==> flow/design.v <==
module pc(
  input wire rst,
  input wire clk,
  input wire[31:0] din,
  input wire data_hazard,
  input wire control_hazard,
  output reg[31:0] pc
);
always @(posedge clk or posedge rst) begin
  if(rst) begin
      pc<=0;
  end
  else if(control_hazard) pc<=din;
  else if(data_hazard) pc<=pc;
  else pc <= din;
end
endmodule
module npc(
  input wire[1:0] op,
  input wire br,
  input wire[31:0] offset,
  input wire[31:0] rs_imm,
  input wire[31:0] pc,
  output wire[31:0] pc4,
  output reg[31:0] npc
);
assign pc4 = pc+4;
always @(*) begin
  if(op == 2'b01) npc = rs_imm;
  else if(op == 2'b10 && br == 1) npc = pc+offset-8;
  else if(op == 2'b10 && br == 0) npc = pc+4;
  else if(op == 2'b11) npc = pc+offset-8;
  else npc = pc+4;
end
endmodule
module IF_ID(
  input wire clk,
  input wire rst,
  input wire[31:0] IF_inst,
  input wire[31:0] IF_pc4,
  input wire data_hazard,
  input wire control_hazard,   
  output reg[31:0] ID_inst,
  output reg[31:0] ID_pc4
);
always @(posedge clk or posedge rst) begin
  if(rst) ID_inst<=0;
  else if(control_hazard) ID_inst<=0;
  else if(data_hazard) ID_inst<=ID_inst;
  else ID_inst<=IF_inst;
end
always @(posedge clk or posedge rst) begin
  if(rst) ID_pc4<=0;
  else if(control_hazard) ID_pc4<=0;
  else if(data_hazard) ID_pc4<=ID_pc4;
  else ID_pc4<=IF_pc4;
end
endmodule
module control #(
    localparam OP_R    = 7'b0110011,
    localparam OP_I    = 7'b0010011,
    localparam OP_LOAD = 7'b0000011,
    localparam OP_S    = 7'b0100011,
    localparam OP_B    = 7'b1100011,
    localparam OP_LUI  = 7'b0110111,
    localparam OP_JAL  = 7'b1101111,
    localparam OP_JALR = 7'b1100111
)
(
  input wire[31:0] inst,
  output reg[1:0] npc_op,
  output reg rf_we,
  output reg[1:0] rf_wsel,
  output reg[2:0] sext_op,
  output reg alub_sel,
  output reg dram_we,
  output reg[3:0] alu_op,
  output reg[1:0] rf_re
);
wire[6:0] opcode = inst[6:0];
wire[2:0] funct3 = inst[14:12];
wire[6:0] funct7 = inst[31:25];
always @(*) begin
  case(opcode)
    OP_R, OP_I, OP_LOAD, OP_LUI, OP_S: npc_op = 2'b00;
    OP_JALR:                           npc_op = 2'b01;
    OP_B:                              npc_op = 2'b10;
    OP_JAL:                            npc_op = 2'b11;
    default:                           npc_op = 2'b00;
  endcase
end
always @(*) begin
  if(opcode == OP_B || opcode == OP_S) rf_we = 0;
  else rf_we  = 1;
end
always @(*) begin
  case(opcode)
    OP_R, OP_I: rf_wsel = 2'b00;
    OP_LOAD: rf_wsel = 2'b01;
    OP_JALR, OP_JAL: rf_wsel = 2'b10;
    OP_LUI: rf_wsel = 2'b11;
    default: rf_wsel = 2'b00;
  endcase
end
always @(*) begin
  case(opcode)
    OP_I:
      case(funct3)
        3'b001, 3'b101: sext_op = 3'b010; 
        default: sext_op = 3'b001;
      endcase
    OP_LOAD, OP_JALR: sext_op = 3'b001;
    OP_LUI: sext_op = 3'b101;
    OP_JAL: sext_op = 3'b110;
    OP_B: sext_op = 3'b100;
    OP_S: sext_op = 3'b011;
    OP_R: sext_op = 3'b000;
    default: sext_op = 3'b000;
  endcase
end
always @ (*) begin
    case (opcode)
        OP_I, OP_LOAD, OP_S, OP_JALR:
            alub_sel = 1;  
        default:
            alub_sel = 0;  
    endcase
end
always @(*) begin
  if(opcode == OP_S) dram_we = 1;
  else dram_we = 0;
end
always @ (*) begin
    case (opcode)
        OP_R: begin
            case (funct3)
                3'b000 : alu_op = funct7[5] ? 4'b0001 : 4'b0000;
                3'b111 : alu_op = 4'b0010;
                3'b110 : alu_op = 4'b0011 ;
                3'b100 : alu_op = 4'b0100;
                3'b001 : alu_op = 4'b0101;
                3'b101 : alu_op = funct7[5] ? 4'b0111 : 4'b0110;
                default: alu_op = 4'b0010;
            endcase
        end
        OP_I: begin
            case (funct3)
                3'b000 : alu_op = 4'b0000;
                3'b111 : alu_op = 4'b0010;
                3'b110 : alu_op = 4'b0011 ;
                3'b100 : alu_op = 4'b0100;
                3'b001 : alu_op = 4'b0101;
                3'b101 : alu_op = funct7[5] ? 4'b0111 : 4'b0110;
                default: alu_op = 4'b0010;
            endcase
        end
        OP_LOAD, OP_S, OP_JALR:
            alu_op = 4'b0000;
        OP_B:begin
            case(funct3)
              3'b000 : alu_op = 4'b1000;
              3'b001 : alu_op = 4'b1001;
              3'b100 : alu_op = 4'b1010;
              3'b101 : alu_op = 4'b1011;
              default: alu_op = 4'b1000;
            endcase
        end
        default:
            alu_op = 4'b0010;
    endcase
end
always @(*) begin
  case(opcode)
    OP_I, OP_LOAD, OP_JALR:
      rf_re = 2'b01;
    OP_LUI, OP_JAL:
      rf_re = 2'b00;
    default: 
      rf_re = 2'b11;
  endcase
end
endmodule
module sext(
  input wire[31:0] din,
  input wire[2:0] op,
  output reg[31:0] ext
);
wire sign=din[31];
always @(*) begin
  if(op == 3'b000) ext=0;
  else if(op == 3'b001) ext={{20{sign}},{din[31:20]}};
  else if(op == 3'b010) ext={{27{1'b0}},{din[24:20]}};
  else if(op == 3'b011) ext={{20{sign}},{din[31:25]},{din[11:7]}};
  else if(op == 3'b100) ext={{19{sign}},{din[31]},{din[7]},{din[30:25]},{din[11:8]},{1'b0}};
  else if(op == 3'b101) ext={{din[31:12]},{12{1'b0}}};
  else if(op == 3'b110) ext={{11{sign}},{din[31]},{din[19:12]},{din[20]},{din[30:21]},{1'b0}};
  else ext = 0;
end
endmodule
module RF(
  input wire clk,
  input wire[4:0] rR1,
  input wire[4:0] rR2,
  input wire[4:0] wR,
  input wire we,
  input wire[1:0] rf_wsel,
  input wire[31:0] pc4,  
  input wire[31:0] ext,  
  input wire[31:0] alu_c,  
  input wire[31:0] rd,   
  output wire[31:0] rD1,
  output wire[31:0] rD2,
  output reg[31:0] wD   
);
reg[31:0] rf[31:0];
assign rD1 = (rR1 == 5'b0)? 32'b0 : rf[rR1];
assign rD2 = (rR2 == 5'b0)? 32'b0 : rf[rR2];
always @(*) begin
  case(rf_wsel)
    2'b00 : wD = alu_c;
    2'b01 : wD = rd;
    2'b10 : wD = pc4;
    2'b11 : wD = ext;
    default: wD = pc4;
  endcase
end
always @(posedge clk) begin
    if(we && (wR != 5'b0)) rf[wR] <= wD;
end
endmodule
module ID_EX(
  input wire clk,
  input wire rst,
  input wire[1:0] ID_npc_op,
  input wire ID_ram_we,
  input wire[3:0] ID_alu_op,
  input wire ID_alub_sel,
  input wire ID_rf_we,
  input wire[1:0] ID_rf_wsel,
  input wire[4:0] ID_wR,
  input wire[31:0] ID_pc4,
  input wire[31:0] ID_rD1,
  input wire[31:0] ID_rD2,
  input wire[31:0] ID_ext,
  output reg[1:0] EX_npc_op,
  output reg EX_ram_we,
  output reg[3:0] EX_alu_op,
  output reg EX_alub_sel,
  output reg EX_rf_we,
  output reg[1:0] EX_rf_wsel,
  output reg[4:0] EX_wR,
  output reg[31:0] EX_pc4,
  output reg[31:0] EX_rD1,
  output reg[31:0] EX_rD2,
  output reg[31:0] EX_ext,
  input wire control_hazard, 
  input wire data_hazard
);
always @(posedge clk or posedge rst) begin
  if(rst) EX_npc_op<=0;
  else if(control_hazard | data_hazard) EX_npc_op<=0;
  else EX_npc_op <= ID_npc_op;
end
always @(posedge clk or posedge rst) begin
  if(rst) EX_ram_we<=0;
  else if(control_hazard | data_hazard) EX_ram_we<=0;
  else EX_ram_we <= ID_ram_we;
end
always @(posedge clk or posedge rst) begin
  if(rst) EX_alu_op<=0;
  else if(control_hazard | data_hazard) EX_alu_op<=0;
  else EX_alu_op <= ID_alu_op;
end
always @(posedge clk or posedge rst) begin
  if(rst) EX_alub_sel<=0;
  else if(control_hazard | data_hazard) EX_alub_sel<=0;
  else EX_alub_sel <= ID_alub_sel;
end
always @(posedge clk or posedge rst) begin
  if(rst) EX_rf_we<=0;
  else if(control_hazard | data_hazard) EX_rf_we<=0;
  else EX_rf_we <= ID_rf_we;
end
always @(posedge clk or posedge rst) begin
  if(rst) EX_rf_wsel<=0;
  else if(control_hazard | data_hazard) EX_rf_wsel<=0;
  else EX_rf_wsel <= ID_rf_wsel;
end
always @(posedge clk or posedge rst) begin
  if(rst) EX_wR<=0;
  else if(control_hazard | data_hazard) EX_wR<=0;
  else EX_wR <= ID_wR;
end
always @(posedge clk or posedge rst) begin
  if(rst) EX_pc4<=0;
  else if(control_hazard | data_hazard) EX_pc4<=0;
  else EX_pc4 <= ID_pc4;
end
always @(posedge clk or posedge rst) begin
  if(rst) EX_rD1<=0;
  else if(control_hazard | data_hazard) EX_rD1<=0;
  else EX_rD1 <= ID_rD1;
end
always @(posedge clk or posedge rst) begin
  if(rst) EX_rD2<=0;
  else if(control_hazard | data_hazard) EX_rD2<=0;
  else EX_rD2 <= ID_rD2;
end
always @(posedge clk or posedge rst) begin
  if(rst) EX_ext<=0;
  else if(control_hazard | data_hazard) EX_ext<=0;
  else EX_ext <= ID_ext;
end
endmodule
module alu(
  input wire[31:0] rs1,
  input wire[31:0] rs2,
  input wire[31:0] imm,
  input wire alub_sel,
  input wire[3:0] alu_op,
  output wire[31:0] alu_c,
  output wire alu_f
);
  wire[31:0] dataA = rs1;
  wire[31:0] dataB = alub_sel ? imm : rs2;
  reg[31:0] result;
    always @(*) begin
        case(alu_op)
            4'b0000 : result = dataA + dataB;
            4'b0001 : result = dataA - dataB;
            4'b0010 : result = dataA & dataB;
            4'b0011  : result = dataA | dataB;
            4'b0100 : result = dataA ^ dataB;
            4'b0101 : result = dataA << dataB[4:0];
            4'b0110 : result = dataA >> dataB[4:0];
            4'b0111 : result = ($signed(dataA)) >>> dataB[4:0];
            default : result = 0;
        endcase
    end
    assign alu_c = result;
    wire[31:0] sub = dataA - dataB;
    wire lt = (dataA[31] ^ dataB[31]) ? dataA[31] : sub[31];
    reg f;
    always @(*) begin
      if(alu_op == 4'b1000 && sub == 0) f = 1;
      else if(alu_op == 4'b1001 && sub != 0) f = 1;
      else if(alu_op == 4'b1010 && lt) f = 1;
      else if(alu_op == 4'b1011 && lt == 0) f = 1;
      else f = 0; 
    end
    assign alu_f = f;
endmodule
module EX_MEM(
  input wire clk,
  input wire rst,
  input wire EX_ram_we,
  input wire EX_rf_we,
  input wire[1:0] EX_rf_wsel,
  input wire[4:0] EX_wR,
  input wire[31:0] EX_pc4,
  input wire[31:0] EX_alu_c,
  input wire[31:0] EX_rD2,
  input wire[31:0] EX_ext,
  output reg MEM_ram_we,
  output reg MEM_rf_we,
  output reg[1:0] MEM_rf_wsel,
  output reg[4:0] MEM_wR,
  output reg[31:0] MEM_pc4,
  output reg[31:0] MEM_alu_c,
  output reg[31:0] MEM_rD2,
  output reg[31:0] MEM_ext
);
always @(posedge clk or posedge rst) begin
  if(rst) MEM_ram_we <= 0;
  else MEM_ram_we <= EX_ram_we;
end
always @(posedge clk or posedge rst) begin
  if(rst) MEM_rf_we <= 0;
  else MEM_rf_we <= EX_rf_we;
end
always @(posedge clk or posedge rst) begin
  if(rst) MEM_rf_wsel <= 0;
  else MEM_rf_wsel <= EX_rf_wsel;
end
always @(posedge clk or posedge rst) begin
  if(rst) MEM_wR <= 0;
  else MEM_wR <= EX_wR;
end
always @(posedge clk or posedge rst) begin
  if(rst) MEM_pc4 <= 0;
  else MEM_pc4 <= EX_pc4;
end
always @(posedge clk or posedge rst) begin
  if(rst) MEM_alu_c <= 0;
  else MEM_alu_c <= EX_alu_c;
end
always @(posedge clk or posedge rst) begin
  if(rst) MEM_rD2 <= 0;
  else MEM_rD2 <= EX_rD2;
end
always @(posedge clk or posedge rst) begin
  if(rst) MEM_ext <= 0;
  else MEM_ext <= EX_ext;
end
endmodule
module MEM_WB(
  input wire clk,
  input wire rst,
  input wire MEM_rf_we,
  input wire[1:0] MEM_rf_wsel,
  input wire[4:0] MEM_wR,
  input wire[31:0] MEM_pc4,
  input wire[31:0] MEM_alu_c,
  input wire[31:0] MEM_rd,
  input wire[31:0] MEM_ext,
  output reg WB_rf_we,
  output reg[1:0] WB_rf_wsel,
  output reg[4:0] WB_wR,
  output reg[31:0] WB_pc4,
  output reg[31:0] WB_alu_c,
  output reg[31:0] WB_rd,
  output reg[31:0] WB_ext
);
always @(posedge clk or posedge rst) begin
  if(rst) WB_rf_we <= 0;
  else WB_rf_we <= MEM_rf_we;
end
always @(posedge clk or posedge rst) begin
  if(rst) WB_rf_wsel <= 0;
  else WB_rf_wsel <= MEM_rf_wsel;
end
always @(posedge clk or posedge rst) begin
  if(rst) WB_wR <= 0;
  else WB_wR <= MEM_wR;
end
always @(posedge clk or posedge rst) begin
  if(rst) WB_pc4 <= 0;
  else WB_pc4 <= MEM_pc4;
end
always @(posedge clk or posedge rst) begin
  if(rst) WB_alu_c <= 0;
  else WB_alu_c <= MEM_alu_c;
end
always @(posedge clk or posedge rst) begin
  if(rst) WB_rd <= 0;
  else WB_rd <= MEM_rd;
end
always @(posedge clk or posedge rst) begin
  if(rst) WB_ext <= 0;
  else WB_ext <= MEM_ext;
end
endmodule
module data_hazard_detection(
  input wire[4:0] ID_rR1,
  input wire[4:0] ID_rR2,
  input wire[1:0] ID_rf_re,  
  input wire[31:0] ID_rD1,
  input wire[31:0] ID_rD2,
  input wire[4:0] EX_wR,
  input wire EX_rf_we,
  input wire[1:0] EX_rf_wsel,
  input wire[31:0] EX_pc4,
  input wire[31:0] EX_ext,
  input wire[31:0] EX_alu_c,
  input wire[4:0] MEM_wR,
  input wire MEM_rf_we,
  input wire[1:0] MEM_rf_wsel,
  input wire[31:0] MEM_pc4,
  input wire[31:0] MEM_ext,
  input wire[31:0] MEM_alu_c,
  input wire[31:0] MEM_rd,
  input wire[4:0] WB_wR,
  input wire WB_rf_we,
  input wire[1:0] WB_rf_wsel,
  input wire[31:0] WB_pc4,
  input wire[31:0] WB_ext,
  input wire[31:0] WB_alu_c,
  input wire[31:0] WB_rd,
  output reg[31:0] new_rD1,
  output reg[31:0] new_rD2,
  output wire data_hazard    
);
wire rR1_a = (ID_rR1 == EX_wR) & EX_rf_we &  ID_rf_re[0] & (ID_rR1 != 5'b0);
wire rR2_a = (ID_rR2 == EX_wR) & EX_rf_we &  ID_rf_re[1] & (ID_rR2 != 5'b0);
wire rR1_b = (ID_rR1 == MEM_wR) & MEM_rf_we &  ID_rf_re[0] & (ID_rR1 != 5'b0);
wire rR2_b = (ID_rR2 == MEM_wR) & MEM_rf_we &  ID_rf_re[1] & (ID_rR2 != 5'b0);
wire rR1_c = (ID_rR1 == WB_wR) & WB_rf_we &  ID_rf_re[0] & (ID_rR1 != 5'b0);
wire rR2_c = (ID_rR2 == WB_wR) & WB_rf_we &  ID_rf_re[1] & (ID_rR2 != 5'b0);
assign data_hazard = (rR1_a && EX_rf_wsel == 2'b01) || (rR2_a && EX_rf_wsel == 2'b01);
always @(*) begin
  if(rR1_a) begin
    case(EX_rf_wsel)
      2'b10: new_rD1=EX_pc4;
      2'b11: new_rD1=EX_ext;
      2'b00: new_rD1=EX_alu_c;
      default: new_rD1=EX_alu_c;
    endcase
  end
  else if(rR1_b) begin
    case(MEM_rf_wsel)
    2'b10: new_rD1=MEM_pc4;
    2'b11: new_rD1=MEM_ext;
    2'b00: new_rD1=MEM_alu_c;
    2'b01: new_rD1=MEM_rd;
    default: new_rD1=MEM_alu_c;
    endcase
  end
  else if(rR1_c) begin
    case(WB_rf_wsel)
    2'b10: new_rD1=WB_pc4;
    2'b11: new_rD1=WB_ext;
    2'b00: new_rD1=WB_alu_c;
    2'b01: new_rD1=WB_rd;
    default: new_rD1=WB_alu_c;
    endcase
  end
  else new_rD1=ID_rD1;
end
always @(*) begin
  if(rR2_a) begin
    case(EX_rf_wsel)
      2'b10: new_rD2=EX_pc4;
      2'b11: new_rD2=EX_ext;
      2'b00: new_rD2=EX_alu_c;
      default: new_rD2=EX_alu_c;
    endcase
  end
  else if(rR2_b) begin
    case(MEM_rf_wsel)
    2'b10: new_rD2=MEM_pc4;
    2'b11: new_rD2=MEM_ext;
    2'b00: new_rD2=MEM_alu_c;
    2'b01: new_rD2=MEM_rd;
    default: new_rD2=MEM_alu_c;
    endcase
  end
  else if(rR2_c) begin
    case(WB_rf_wsel)
    2'b10: new_rD2=WB_pc4;
    2'b11: new_rD2=WB_ext;
    2'b00: new_rD2=WB_alu_c;
    2'b01: new_rD2=WB_rd;
    default: new_rD2=WB_alu_c;
    endcase
  end
  else new_rD2=ID_rD2;
end
endmodule
module control_hazard_detection(
  input wire[1:0] EX_npc_op,
  input wire alu_f,
  output reg control_hazard
);
always @(*) begin
  if(EX_npc_op == 2'b01 || EX_npc_op == 2'b11) control_hazard = 1'b1;
  else if(EX_npc_op == 2'b10 && alu_f == 1) control_hazard = 1'b1;
  else control_hazard = 1'b0;
end
endmodule
`timescale 1ns / 1ps
module myCPU (
    input  wire         cpu_rst,
    input  wire         cpu_clk,
    output wire [13:0]  inst_addr,
    input  wire [31:0]  inst,
    output wire [31:0]  Bus_addr,
    input  wire [31:0]  Bus_rdata,
    output wire         Bus_wen,
    output wire [31:0]  Bus_wdata
);
wire[31:0] pc;
wire[31:0] npc;
wire[31:0] pc4;
wire[31:0] ID_inst;
wire[31:0] ID_pc4;
wire[1:0] npc_op;
wire rf_we;
wire[1:0] rf_wsel;
wire[2:0] sext_op;
wire alub_sel;
wire dram_we;
wire[3:0] alu_op;
wire[1:0] rf_re;
wire[31:0] ext;
wire[31:0] rD1;
wire[31:0] rD2;
wire[31:0] wD;
wire[1:0] EX_npc_op;
wire EX_ram_we;
wire[3:0] EX_alu_op;
wire EX_alub_sel;
wire EX_rf_we;
wire[1:0] EX_rf_wsel;
wire[4:0] EX_wR;
wire[31:0] EX_pc4;
wire[31:0] EX_rD1;
wire[31:0] EX_rD2;
wire[31:0] EX_ext;
wire[31:0] alu_c;
wire alu_f;
wire MEM_ram_we;
wire MEM_rf_we;
wire[1:0] MEM_rf_wsel;
wire[4:0] MEM_wR;
wire[31:0] MEM_pc4;
wire[31:0] MEM_alu_c;
wire[31:0] MEM_rD2;
wire[31:0] MEM_ext;
wire[31:0] rd;
wire WB_rf_we;
wire[1:0] WB_rf_wsel;
wire[4:0] WB_wR;
wire[31:0] WB_pc4;
wire[31:0] WB_alu_c;
wire[31:0] WB_rd;
wire[31:0] WB_ext;
wire[31:0] new_rD1;
wire[31:0] new_rD2;
wire data_hazard;
wire control_hazard;
pc PC(
  .rst(cpu_rst),
  .clk(cpu_clk),
  .din(npc),
  .data_hazard(data_hazard),
  .control_hazard(control_hazard),
  .pc(pc)
);
npc NPC(
  .op(EX_npc_op),
  .br(alu_f),
  .offset(EX_ext),
  .rs_imm(alu_c),
  .pc(pc),
  .pc4(pc4),
  .npc(npc)
);
assign inst_addr = pc[15:2];
IF_ID U_IF_ID(
  .clk(cpu_clk),
  .rst(cpu_rst),
  .IF_inst(inst),
  .IF_pc4(pc4),
  .data_hazard(data_hazard),
  .control_hazard(control_hazard),   
  .ID_inst(ID_inst),
  .ID_pc4(ID_pc4)
);
control CU(
  .inst(ID_inst),
  .npc_op(npc_op),
  .rf_we(rf_we),
  .rf_wsel(rf_wsel),
  .sext_op(sext_op),
  .alub_sel(alub_sel),
  .dram_we(dram_we),
  .alu_op(alu_op),
  .rf_re(rf_re)
);
sext SEXT(
  .din(ID_inst),
  .op(sext_op),
  .ext(ext)
);
RF U_RF(
  .clk(cpu_clk),
  .rR1(ID_inst[19:15]),
  .rR2(ID_inst[24:20]),
  .wR(WB_wR),
  .we(WB_rf_we),
  .rf_wsel(WB_rf_wsel),
  .pc4(WB_pc4),  
  .ext(WB_ext),  
  .alu_c(WB_alu_c),  
  .rd(WB_rd),   
  .rD1(rD1),
  .rD2(rD2),
  .wD(wD)  
);
ID_EX U_ID_EX(
  .clk(cpu_clk),
  .rst(cpu_rst),
  .ID_npc_op(npc_op),
  .ID_ram_we(dram_we),
  .ID_alu_op(alu_op),
  .ID_alub_sel(alub_sel),
  .ID_rf_we(rf_we),
  .ID_rf_wsel(rf_wsel),
  .ID_wR(ID_inst[11:7]),
  .ID_pc4(ID_pc4),
  .ID_rD1(new_rD1),
  .ID_rD2(new_rD2),
  .ID_ext(ext),
  .EX_npc_op(EX_npc_op),
  .EX_ram_we(EX_ram_we),
  .EX_alu_op(EX_alu_op),
  .EX_alub_sel(EX_alub_sel),
  .EX_rf_we(EX_rf_we),
  .EX_rf_wsel(EX_rf_wsel),
  .EX_wR(EX_wR),
  .EX_pc4(EX_pc4),
  .EX_rD1(EX_rD1),
  .EX_rD2(EX_rD2),
  .EX_ext(EX_ext),
  .control_hazard(control_hazard), 
  .data_hazard(data_hazard)
);
alu ALU(
  .rs1(EX_rD1),
  .rs2(EX_rD2),
  .imm(EX_ext),
  .alub_sel(EX_alub_sel),
  .alu_op(EX_alu_op),
  .alu_c(alu_c),
  .alu_f(alu_f)
);
EX_MEM U_EX_MEM(
  .clk(cpu_clk),
  .rst(cpu_rst),
  .EX_ram_we(EX_ram_we),
  .EX_rf_we(EX_rf_we),
  .EX_rf_wsel(EX_rf_wsel),
  .EX_wR(EX_wR),
  .EX_pc4(EX_pc4),
  .EX_alu_c(alu_c),
  .EX_rD2(EX_rD2),
  .EX_ext(EX_ext),
  .MEM_ram_we(MEM_ram_we),
  .MEM_rf_we(MEM_rf_we),
  .MEM_rf_wsel(MEM_rf_wsel),
  .MEM_wR(MEM_wR),
  .MEM_pc4(MEM_pc4),
  .MEM_alu_c(MEM_alu_c),
  .MEM_rD2(MEM_rD2),
  .MEM_ext(MEM_ext)
);
assign Bus_addr = MEM_alu_c;   
assign rd = Bus_rdata;     
assign Bus_wen = MEM_ram_we;  
assign Bus_wdata = MEM_rD2;    
MEM_WB U_MEM_WB(
  .clk(cpu_clk),
  .rst(cpu_rst),
  .MEM_rf_we(MEM_rf_we),
  .MEM_rf_wsel(MEM_rf_wsel),
  .MEM_wR(MEM_wR),
  .MEM_pc4(MEM_pc4),
  .MEM_alu_c(MEM_alu_c),
  .MEM_rd(rd),
  .MEM_ext(MEM_ext),
  .WB_rf_we(WB_rf_we),
  .WB_rf_wsel(WB_rf_wsel),
  .WB_wR(WB_wR),
  .WB_pc4(WB_pc4),
  .WB_alu_c(WB_alu_c),
  .WB_rd(WB_rd),
  .WB_ext(WB_ext)
);
data_hazard_detection U_datahazard_detection(
  .ID_rR1(ID_inst[19:15]),
  .ID_rR2(ID_inst[24:20]),
  .ID_rf_re(rf_re),  
  .ID_rD1(rD1),
  .ID_rD2(rD2),
  .EX_wR(EX_wR),
  .EX_rf_we(EX_rf_we),
  .EX_rf_wsel(EX_rf_wsel),
  .EX_pc4(EX_pc4),
  .EX_ext(EX_ext),
  .EX_alu_c(alu_c),
  .MEM_wR(MEM_wR),
  .MEM_rf_we(MEM_rf_we),
  .MEM_rf_wsel(MEM_rf_wsel),
  .MEM_pc4(MEM_pc4),
  .MEM_ext(MEM_ext),
  .MEM_alu_c(MEM_alu_c),
  .MEM_rd(rd),
  .WB_wR(WB_wR),
  .WB_rf_we(WB_rf_we),
  .WB_rf_wsel(WB_rf_wsel),
  .WB_pc4(WB_pc4),
  .WB_ext(WB_ext),
  .WB_alu_c(WB_alu_c),
  .WB_rd(WB_rd),
  .new_rD1(new_rD1),
  .new_rD2(new_rD2),
  .data_hazard(data_hazard)
);
control_hazard_detection U_control_hazard_detection(
  .EX_npc_op(EX_npc_op),
  .alu_f(alu_f),
  .control_hazard(control_hazard)
);
endmodule
# ---- Step by step through the tools: myCPU
# The steps from the RTL of myCPU to its reports follow in flow order.
# Line numbers count from 1 in the design file above.
# Operators: Yosys type, input widths -> output width; for muxes data width and select width s.
# A cell with n/a has no value.
dict set report setup {
  top_module {myCPU}
  clock {cpu_clk}
  lib {sky130hd}
  corner {tt_025C_1v80}
}

# ---- After elaboration
# Source: Yosys, flattened and elaborated, memories not mapped. Widths are those after wreduce. Registers that Yosys merges into a memory's read port (data or address) are not register bits. Print and check cells do not count.
# Memory sizes are those after Yosys's memory passes, which may raise the word count (mostly to a power of two), join words into wider ones and drop unused or constant bits.
dict set report op_classes {
  n_shift 3
  n_addsub 5
  logic 25
  reduce_and_logical 31
  n_eq 48
  n_mux 65
}
# operator n
set ops {}
lappend ops {{$mux 32} 31}
lappend ops {{$pmux 32 s8} 1}
lappend ops {{$pmux 32 s4} 2}
lappend ops {{$add 32x32->32} 2}
lappend ops {{$pmux 32 s2} 1}
lappend ops {{$pmux 4 s5} 2}
lappend ops {{$add 32x3->32 const B} 1}
lappend ops {{$sub 32x32->32} 1}
lappend ops {{$and 32x32->32} 1}
lappend ops {{$or 32x32->32} 1}
lappend ops {{$xor 32x32->32} 1}
lappend ops {{$sub 32x4->32 const B} 1}
lappend ops {{$shl 32x5->32} 1}
lappend ops {{$shr 32x5->32} 1}
lappend ops {{$sshr 32x5->32} 1}
lappend ops {{$logic_not 32->1} 1}
lappend ops {{$reduce_bool 32->1} 1}
lappend ops {{$eq 5x5->1} 6}
lappend ops {{$eq 7x6->1 const B} 3}
lappend ops {{$eq 7x7->1 const B} 3}
lappend ops {{$and 1x1->1} 18}
lappend ops {{$eq 3x3->1 const B} 6}
lappend ops {{$pmux 3 s6} 1}
lappend ops {{$pmux 2 s3} 3}
lappend ops {{$eq 2x2->1 const B} 8}
lappend ops {{$eq 4x3->1 const B} 4}
lappend ops {{$eq 4x4->1 const B} 4}
lappend ops {{$pmux 4 s4} 1}
# Not listed: further kinds 26, cells in them 70.
dict set report word_totals {
  inputBits 66
  regBits 513
  output_inout_bits 79
  elab_cells 207
  ram_bits 1024
  mem_count 1
}
# name size word_bits read_ports wr line
set memory_table {}
lappend memory_table {U_RF.rf 32 32 2 1 215} ;# reg[31:0] rf[31:0];

# ---- Depth
# Longest topological path by Yosys (ltp), each cell counted once; first at word level (registers and memories cut), then after technology mapping (sequential cells cut; the memories' decode and read muxes count).
dict set report logic_depth {
  depth_word 16
  abc_area 0
  ltp_mapped 32
  ltp_nobuf 27
}

# ---- Synthesis result
# The flow's flattened synthesis, as Yosys stat reports it; memories are mapped. The netlist is that of the ABC_AREA named above (0 if unset); the other value can give another one.
# Totals and module areas in this step are rounded.
dict set report synth_totals {
  ffs 1546
  sequential_area_um2 43800
  buf_cells 419
  stdcells 5579
  yosys_area_um2 79800
}
# type n area_total_um2
set types {}
lappend types {sky130_fd_sc_hd__edfxtp_1 1024 3.07E+04}
lappend types {sky130_fd_sc_hd__mux4_2 720 1.62E+04}
lappend types {sky130_fd_sc_hd__dfrtp_1 521 1.3E+04}
lappend types {sky130_fd_sc_hd__mux2i_1 206 2.06E+03}
lappend types {sky130_fd_sc_hd__ha_1 159 1.99E+03}
lappend types {sky130_fd_sc_hd__a21oi_1 299 1.5E+03}
lappend types {sky130_fd_sc_hd__nor2_1 394 1.48E+03}
lappend types {sky130_fd_sc_hd__nand2_1 341 1.28E+03}
lappend types {sky130_fd_sc_hd__clkbuf_1 313 1.17E+03}
lappend types {sky130_fd_sc_hd__o21ai_0 192 960.922}
lappend types {sky130_fd_sc_hd__inv_1 236 885.85}
lappend types {sky130_fd_sc_hd__a211oi_1 94 705.677}
lappend types {sky130_fd_sc_hd__mux2_2 61 686.909}
lappend types {sky130_fd_sc_hd__xnor2_1 76 665.638}
lappend types {sky130_fd_sc_hd__a21o_1 55 412.896}
lappend types {sky130_fd_sc_hd__nand3_1 70 350.336}
lappend types {sky130_fd_sc_hd__a22oi_1 45 337.824}
lappend types {sky130_fd_sc_hd__and2_1 53 331.568}
# Not listed: further types 69, cells in them 720.
# The figures by module come from a second, unflattened synthesis with its own total; it is not the netlist above.
dict set report unflattened {
  cells_unflattened 5962
  hier_area_um2 83600
}
# Rows give one instance, submodules left out.
# mod cells area_um2 n_inst seq_area_um2
set by_module {}
lappend by_module {RF 2441 48500 1 30700}
lappend by_module {alu 1445 9380 1 0.0}
lappend by_module {ID_EX 321 5240 1 3600}
lappend by_module {data_hazard_detection 499 4930 1 0.0}
lappend by_module {npc 558 3630 1 0.0}
lappend by_module {EX_MEM 138 3430 1 3430}
lappend by_module {MEM_WB 137 3410 1 3400}
lappend by_module {IF_ID 207 2620 1 1600}
lappend by_module {pc 70 1360 1 801}
lappend by_module {sext 82 676 1 0.0}
lappend by_module {control 63 389 1 0.0}
lappend by_module {control_hazard_detection 1 7.5 1 0.0}
lappend by_module {myCPU 0 0.0 1 0.0}

# ---- Worst setup path after synthesis
# OpenSTA on the mapped netlist: ideal clock, no wires. The path of least setup slack (recovery checks aside). Input and output delay are each 20% of the period. Register names are those of the netlist, which keeps one name where synthesis merged equal registers.
dict set report synth_timing {
  path_type {reg2reg}
  startpoint {register U_ID_EX.EX_alub_sel}
  endpoint {register U_ID_EX.EX_ext[19]}
  n_path_buf 5
  setup_slack_ps 731
  setup_time_ps 73
  t_first_pin_ps 0
  stages 32
  required_time_ps 8427
  arrival_time_ps 7696
  path_delay_ps 7769
  period_ps 8500
  synth_period_reached_ps 7769
}
# "path_delay_ps" = arrival - input delay + setup time.
# "stages" counts driving pins, that of a launching flip-flop among them; a cell with two outputs on the path counts twice.
# "synth_period_reached_ps" = period - worst setup slack (recovery checks aside). The figure is calculated, with input and output delays left at 20% of the set period.
# The rows between start and end are the longest chain of elaborated cells between them; the timing report does not say that the signal goes this way. Where chains are equally long, one stands for them.
# Each line given opens the expression or statement behind the cell; cells for indexed reads and writes are added by Yosys, which also makes memories of some case tables.
# A register here has more assigning lines than the two given.
dict set report synth_via {
  path_cell_list {sky130_fd_sc_hd__dfrtp_1 sky130_fd_sc_hd__clkbuf_1 sky130_fd_sc_hd__mux2i_1 sky130_fd_sc_hd__clkbuf_1 sky130_fd_sc_hd__clkbuf_1 sky130_fd_sc_hd__buf_1 sky130_fd_sc_hd__ha_1 sky130_fd_sc_hd__or2_0 sky130_fd_sc_hd__a221oi_2 sky130_fd_sc_hd__o211a_1 sky130_fd_sc_hd__nor4_2 sky130_fd_sc_hd__o21ai_1 sky130_fd_sc_hd__a22oi_1 sky130_fd_sc_hd__nor2_1 sky130_fd_sc_hd__nor2_1 sky130_fd_sc_hd__nor2_1 sky130_fd_sc_hd__nor2_1 sky130_fd_sc_hd__fa_1 sky130_fd_sc_hd__inv_1 sky130_fd_sc_hd__nor4_1 sky130_fd_sc_hd__o31ai_1 sky130_fd_sc_hd__nor3_1 sky130_fd_sc_hd__nand4_1 sky130_fd_sc_hd__nor4b_1 sky130_fd_sc_hd__nand4b_1 sky130_fd_sc_hd__or4_1 sky130_fd_sc_hd__or3_1 sky130_fd_sc_hd__a311o_1 sky130_fd_sc_hd__a2111o_1 sky130_fd_sc_hd__o21bai_4 sky130_fd_sc_hd__buf_6 sky130_fd_sc_hd__a21oi_2}
  elab_chain_cells 14
  cone_cells 20
  cone_classes {1 x add/sub; 9 x mux; 3 x logic; 7 x reduce/logical}
}
# element line
set synth_lines {}
lappend synth_lines {{start: declaration} 248} ;# output reg EX_alub_sel,
lappend synth_lines {{start: assignment} 275} ;# if(rst) EX_alub_sel<=0;
lappend synth_lines {{start: assignment} 277} ;# else EX_alub_sel <= ID_alub_sel;
lappend synth_lines {{$mux 32} 325} ;# wire[31:0] dataB = alub_sel ? imm : rs2;
lappend synth_lines {{$sub 32x32->32} 341} ;# wire[31:0] sub = dataA - dataB;
lappend synth_lines {{$mux 1} 342} ;# wire lt = (dataA[31] ^ dataB[31]) ? dataA[31] : sub[31];
lappend synth_lines {{$not 1->1} 348} ;# else if(alu_op == 4'b1011 && lt == 0) f = 1;
lappend synth_lines {{$logic_and 1x1->1} 348}
lappend synth_lines {{$mux 1} 348}
lappend synth_lines {{$mux 1} 347} ;# else if(alu_op == 4'b1010 && lt) f = 1;
lappend synth_lines {{$mux 1} 346} ;# else if(alu_op == 4'b1001 && sub != 0) f = 1;
lappend synth_lines {{$mux 1} 345} ;# if(alu_op == 4'b1000 && sub == 0) f = 1;
lappend synth_lines {{$logic_and 1x1->1} 556} ;# else if(EX_npc_op == 2'b10 && alu_f == 1) control_hazard = 1'b1;
lappend synth_lines {{$mux 1} 556}
lappend synth_lines {{$mux 1} 555} ;# if(EX_npc_op == 2'b01 || EX_npc_op == 2'b11) control_hazard = 1'b1;
lappend synth_lines {{$or 1x1->1} 311} ;# else if(control_hazard | data_hazard) EX_ext<=0;
lappend synth_lines {{$mux 32} 311}
lappend synth_lines {{end: assignment} 311}
lappend synth_lines {{end: assignment} 312} ;# else EX_ext <= ID_ext;
lappend synth_lines {{end: declaration} 255} ;# output reg[31:0] EX_ext,

# ---- Path in the finished layout
# Path of least setup slack in the final report of entry B (OpenROAD, finished layout, wires in). Where an end is a register, its clock arrival counts in the times.
# The report prints the path's times to 10 ps; the period is as set.
dict set report layout_timing {
  path_type {reg2reg}
  startpoint {register U_ID_EX.EX_alub_sel}
  endpoint {register U_ID_EX.EX_ext[13]}
  setup_slack_ps 1130
  t_first_pin_ps 850
  required_time_ps 9040
  arrival_time_ps 7910
  n_path_buf 1
  setup_time_ps 80
  period_ps 8310
  stages 28
}
# The rows between start and end are the longest chain of elaborated cells between them; the timing report does not say that the signal goes this way. Where chains are equally long, one stands for them.
# A register here has more assigning lines than the two given.
dict set report layout_via {
  path_cell_list {sky130_fd_sc_hd__dfrtp_4 sky130_fd_sc_hd__buf_12 sky130_fd_sc_hd__mux2i_4 sky130_fd_sc_hd__ha_4 sky130_fd_sc_hd__or4_4 sky130_fd_sc_hd__nor3_4 sky130_fd_sc_hd__o211a_1 sky130_fd_sc_hd__nor4_4 sky130_fd_sc_hd__o21ai_2 sky130_fd_sc_hd__a22oi_2 sky130_fd_sc_hd__nor2_1 sky130_fd_sc_hd__nor2_1 sky130_fd_sc_hd__nor2_1 sky130_fd_sc_hd__nor2_1 sky130_fd_sc_hd__fa_1 sky130_fd_sc_hd__inv_2 sky130_fd_sc_hd__nor4_4 sky130_fd_sc_hd__o31ai_2 sky130_fd_sc_hd__nor3_2 sky130_fd_sc_hd__nand4_1 sky130_fd_sc_hd__nor4b_2 sky130_fd_sc_hd__nand4b_1 sky130_fd_sc_hd__or4_4 sky130_fd_sc_hd__or3_4 sky130_fd_sc_hd__a311o_2 sky130_fd_sc_hd__a2111o_1 sky130_fd_sc_hd__o21bai_2 sky130_fd_sc_hd__a21oi_1}
  elab_chain_cells 14
  cone_cells 20
  cone_classes {1 x add/sub; 9 x mux; 3 x logic; 7 x reduce/logical}
}
# element line
set layout_lines {}
lappend layout_lines {{start: declaration} 248} ;# output reg EX_alub_sel,
lappend layout_lines {{start: assignment} 275} ;# if(rst) EX_alub_sel<=0;
lappend layout_lines {{start: assignment} 277} ;# else EX_alub_sel <= ID_alub_sel;
lappend layout_lines {{$mux 32} 325} ;# wire[31:0] dataB = alub_sel ? imm : rs2;
lappend layout_lines {{$sub 32x32->32} 341} ;# wire[31:0] sub = dataA - dataB;
lappend layout_lines {{$mux 1} 342} ;# wire lt = (dataA[31] ^ dataB[31]) ? dataA[31] : sub[31];
lappend layout_lines {{$not 1->1} 348} ;# else if(alu_op == 4'b1011 && lt == 0) f = 1;
lappend layout_lines {{$logic_and 1x1->1} 348}
lappend layout_lines {{$mux 1} 348}
lappend layout_lines {{$mux 1} 347} ;# else if(alu_op == 4'b1010 && lt) f = 1;
lappend layout_lines {{$mux 1} 346} ;# else if(alu_op == 4'b1001 && sub != 0) f = 1;
lappend layout_lines {{$mux 1} 345} ;# if(alu_op == 4'b1000 && sub == 0) f = 1;
lappend layout_lines {{$logic_and 1x1->1} 556} ;# else if(EX_npc_op == 2'b10 && alu_f == 1) control_hazard = 1'b1;
lappend layout_lines {{$mux 1} 556}
lappend layout_lines {{$mux 1} 555} ;# if(EX_npc_op == 2'b01 || EX_npc_op == 2'b11) control_hazard = 1'b1;
lappend layout_lines {{$or 1x1->1} 311} ;# else if(control_hazard | data_hazard) EX_ext<=0;
lappend layout_lines {{$mux 32} 311}
lappend layout_lines {{end: assignment} 311}
lappend layout_lines {{end: assignment} 312} ;# else EX_ext <= ID_ext;
lappend layout_lines {{end: declaration} 255} ;# output reg[31:0] EX_ext,

# Below are 4 stored runs of the flow (Yosys, OpenROAD; platform sky130hd) on myCPU, each with its settings and what was measured, unordered. Constraints: input delay and output delay 20% of the set period each, output load 0.01 pF.
# "clock_period_reached_ps" means the clock period less the worst setup slack. The figure is calculated, with input and output delays left at 20% of the set period.
# "worst_path_time_ps" means the part of the period allowed to the worst setup path (the constraints hold back 20% at inputs and 20% at outputs) less its slack; where the path has registers, the arrival times of their clocks count too.
# "fin_power_mw" rests on the timing tool's default activity at the inputs, not on a simulated workload.
# "worst_path_time_ps" is known to 10 ps.
# Results are given in rounded form.
run="entry A" settings ABC_AREA=0 CAP_MARGIN=15 CELL_PAD_IN_SITES_DETAIL_PLACEMENT=2 CELL_PAD_IN_SITES_GLOBAL_PLACEMENT=1 CORE_ASPECT_RATIO=0.91 CORE_MARGIN=10 CORE_UTILIZATION=69 CTS_CLUSTER_DIAMETER=159 GPL_ROUTABILITY_DRIVEN=1 MIN_ROUTING_LAYER="met2" PLACE_DENSITY_LB_ADDON=0.11 SETUP_SLACK_MARGIN=0.25 SLEW_MARGIN=15 period_ns=7.47
run="entry A" outcome="not finished: placement ended with a tool error"
run="entry B" settings SETUP_SLACK_MARGIN=2.28 period_ns=8.31 CAP_MARGIN=20 CORE_MARGIN=2 CORE_UTILIZATION=40 SLEW_MARGIN=20
run="entry B" results final_stdcell_area_um2=93100 timing.setup.tns_ps=0 worst_setup_slack_ps=1130 fin_hold_ws_ps=360 worst_path_time_ps=7180 path_kind="reg2reg" clock_period_reached_ps=7177 final_die_area_um2=203000 util_pct=47.0 ys_area_um2=79800 fin_power_mw=26.5
run="entry C" settings period_ns=8.5 CAP_MARGIN=20 CORE_MARGIN=2 CORE_UTILIZATION=40 SLEW_MARGIN=20
run="entry C" results worst_setup_slack_ps=387 final_stdcell_area_um2=90600 ys_area_um2=79800 util_pct=45.8 timing.setup.tns_ps=0 fin_hold_ws_ps=358 fin_power_mw=25.7 clock_period_reached_ps=8113 final_die_area_um2=203000 worst_path_time_ps=8110 path_kind="reg2reg"
run="entry D" settings period_ns=8.52 CAP_MARGIN=20 CORE_MARGIN=2 CORE_UTILIZATION=40 SLEW_MARGIN=20
run="entry D" results timing.setup.tns_ps=0 worst_path_time_ps=8050 path_kind="reg2reg" clock_period_reached_ps=8048 final_die_area_um2=203000 util_pct=45.7 final_stdcell_area_um2=90500 fin_power_mw=25.4 ys_area_um2=79800 fin_hold_ws_ps=367 worst_setup_slack_ps=472
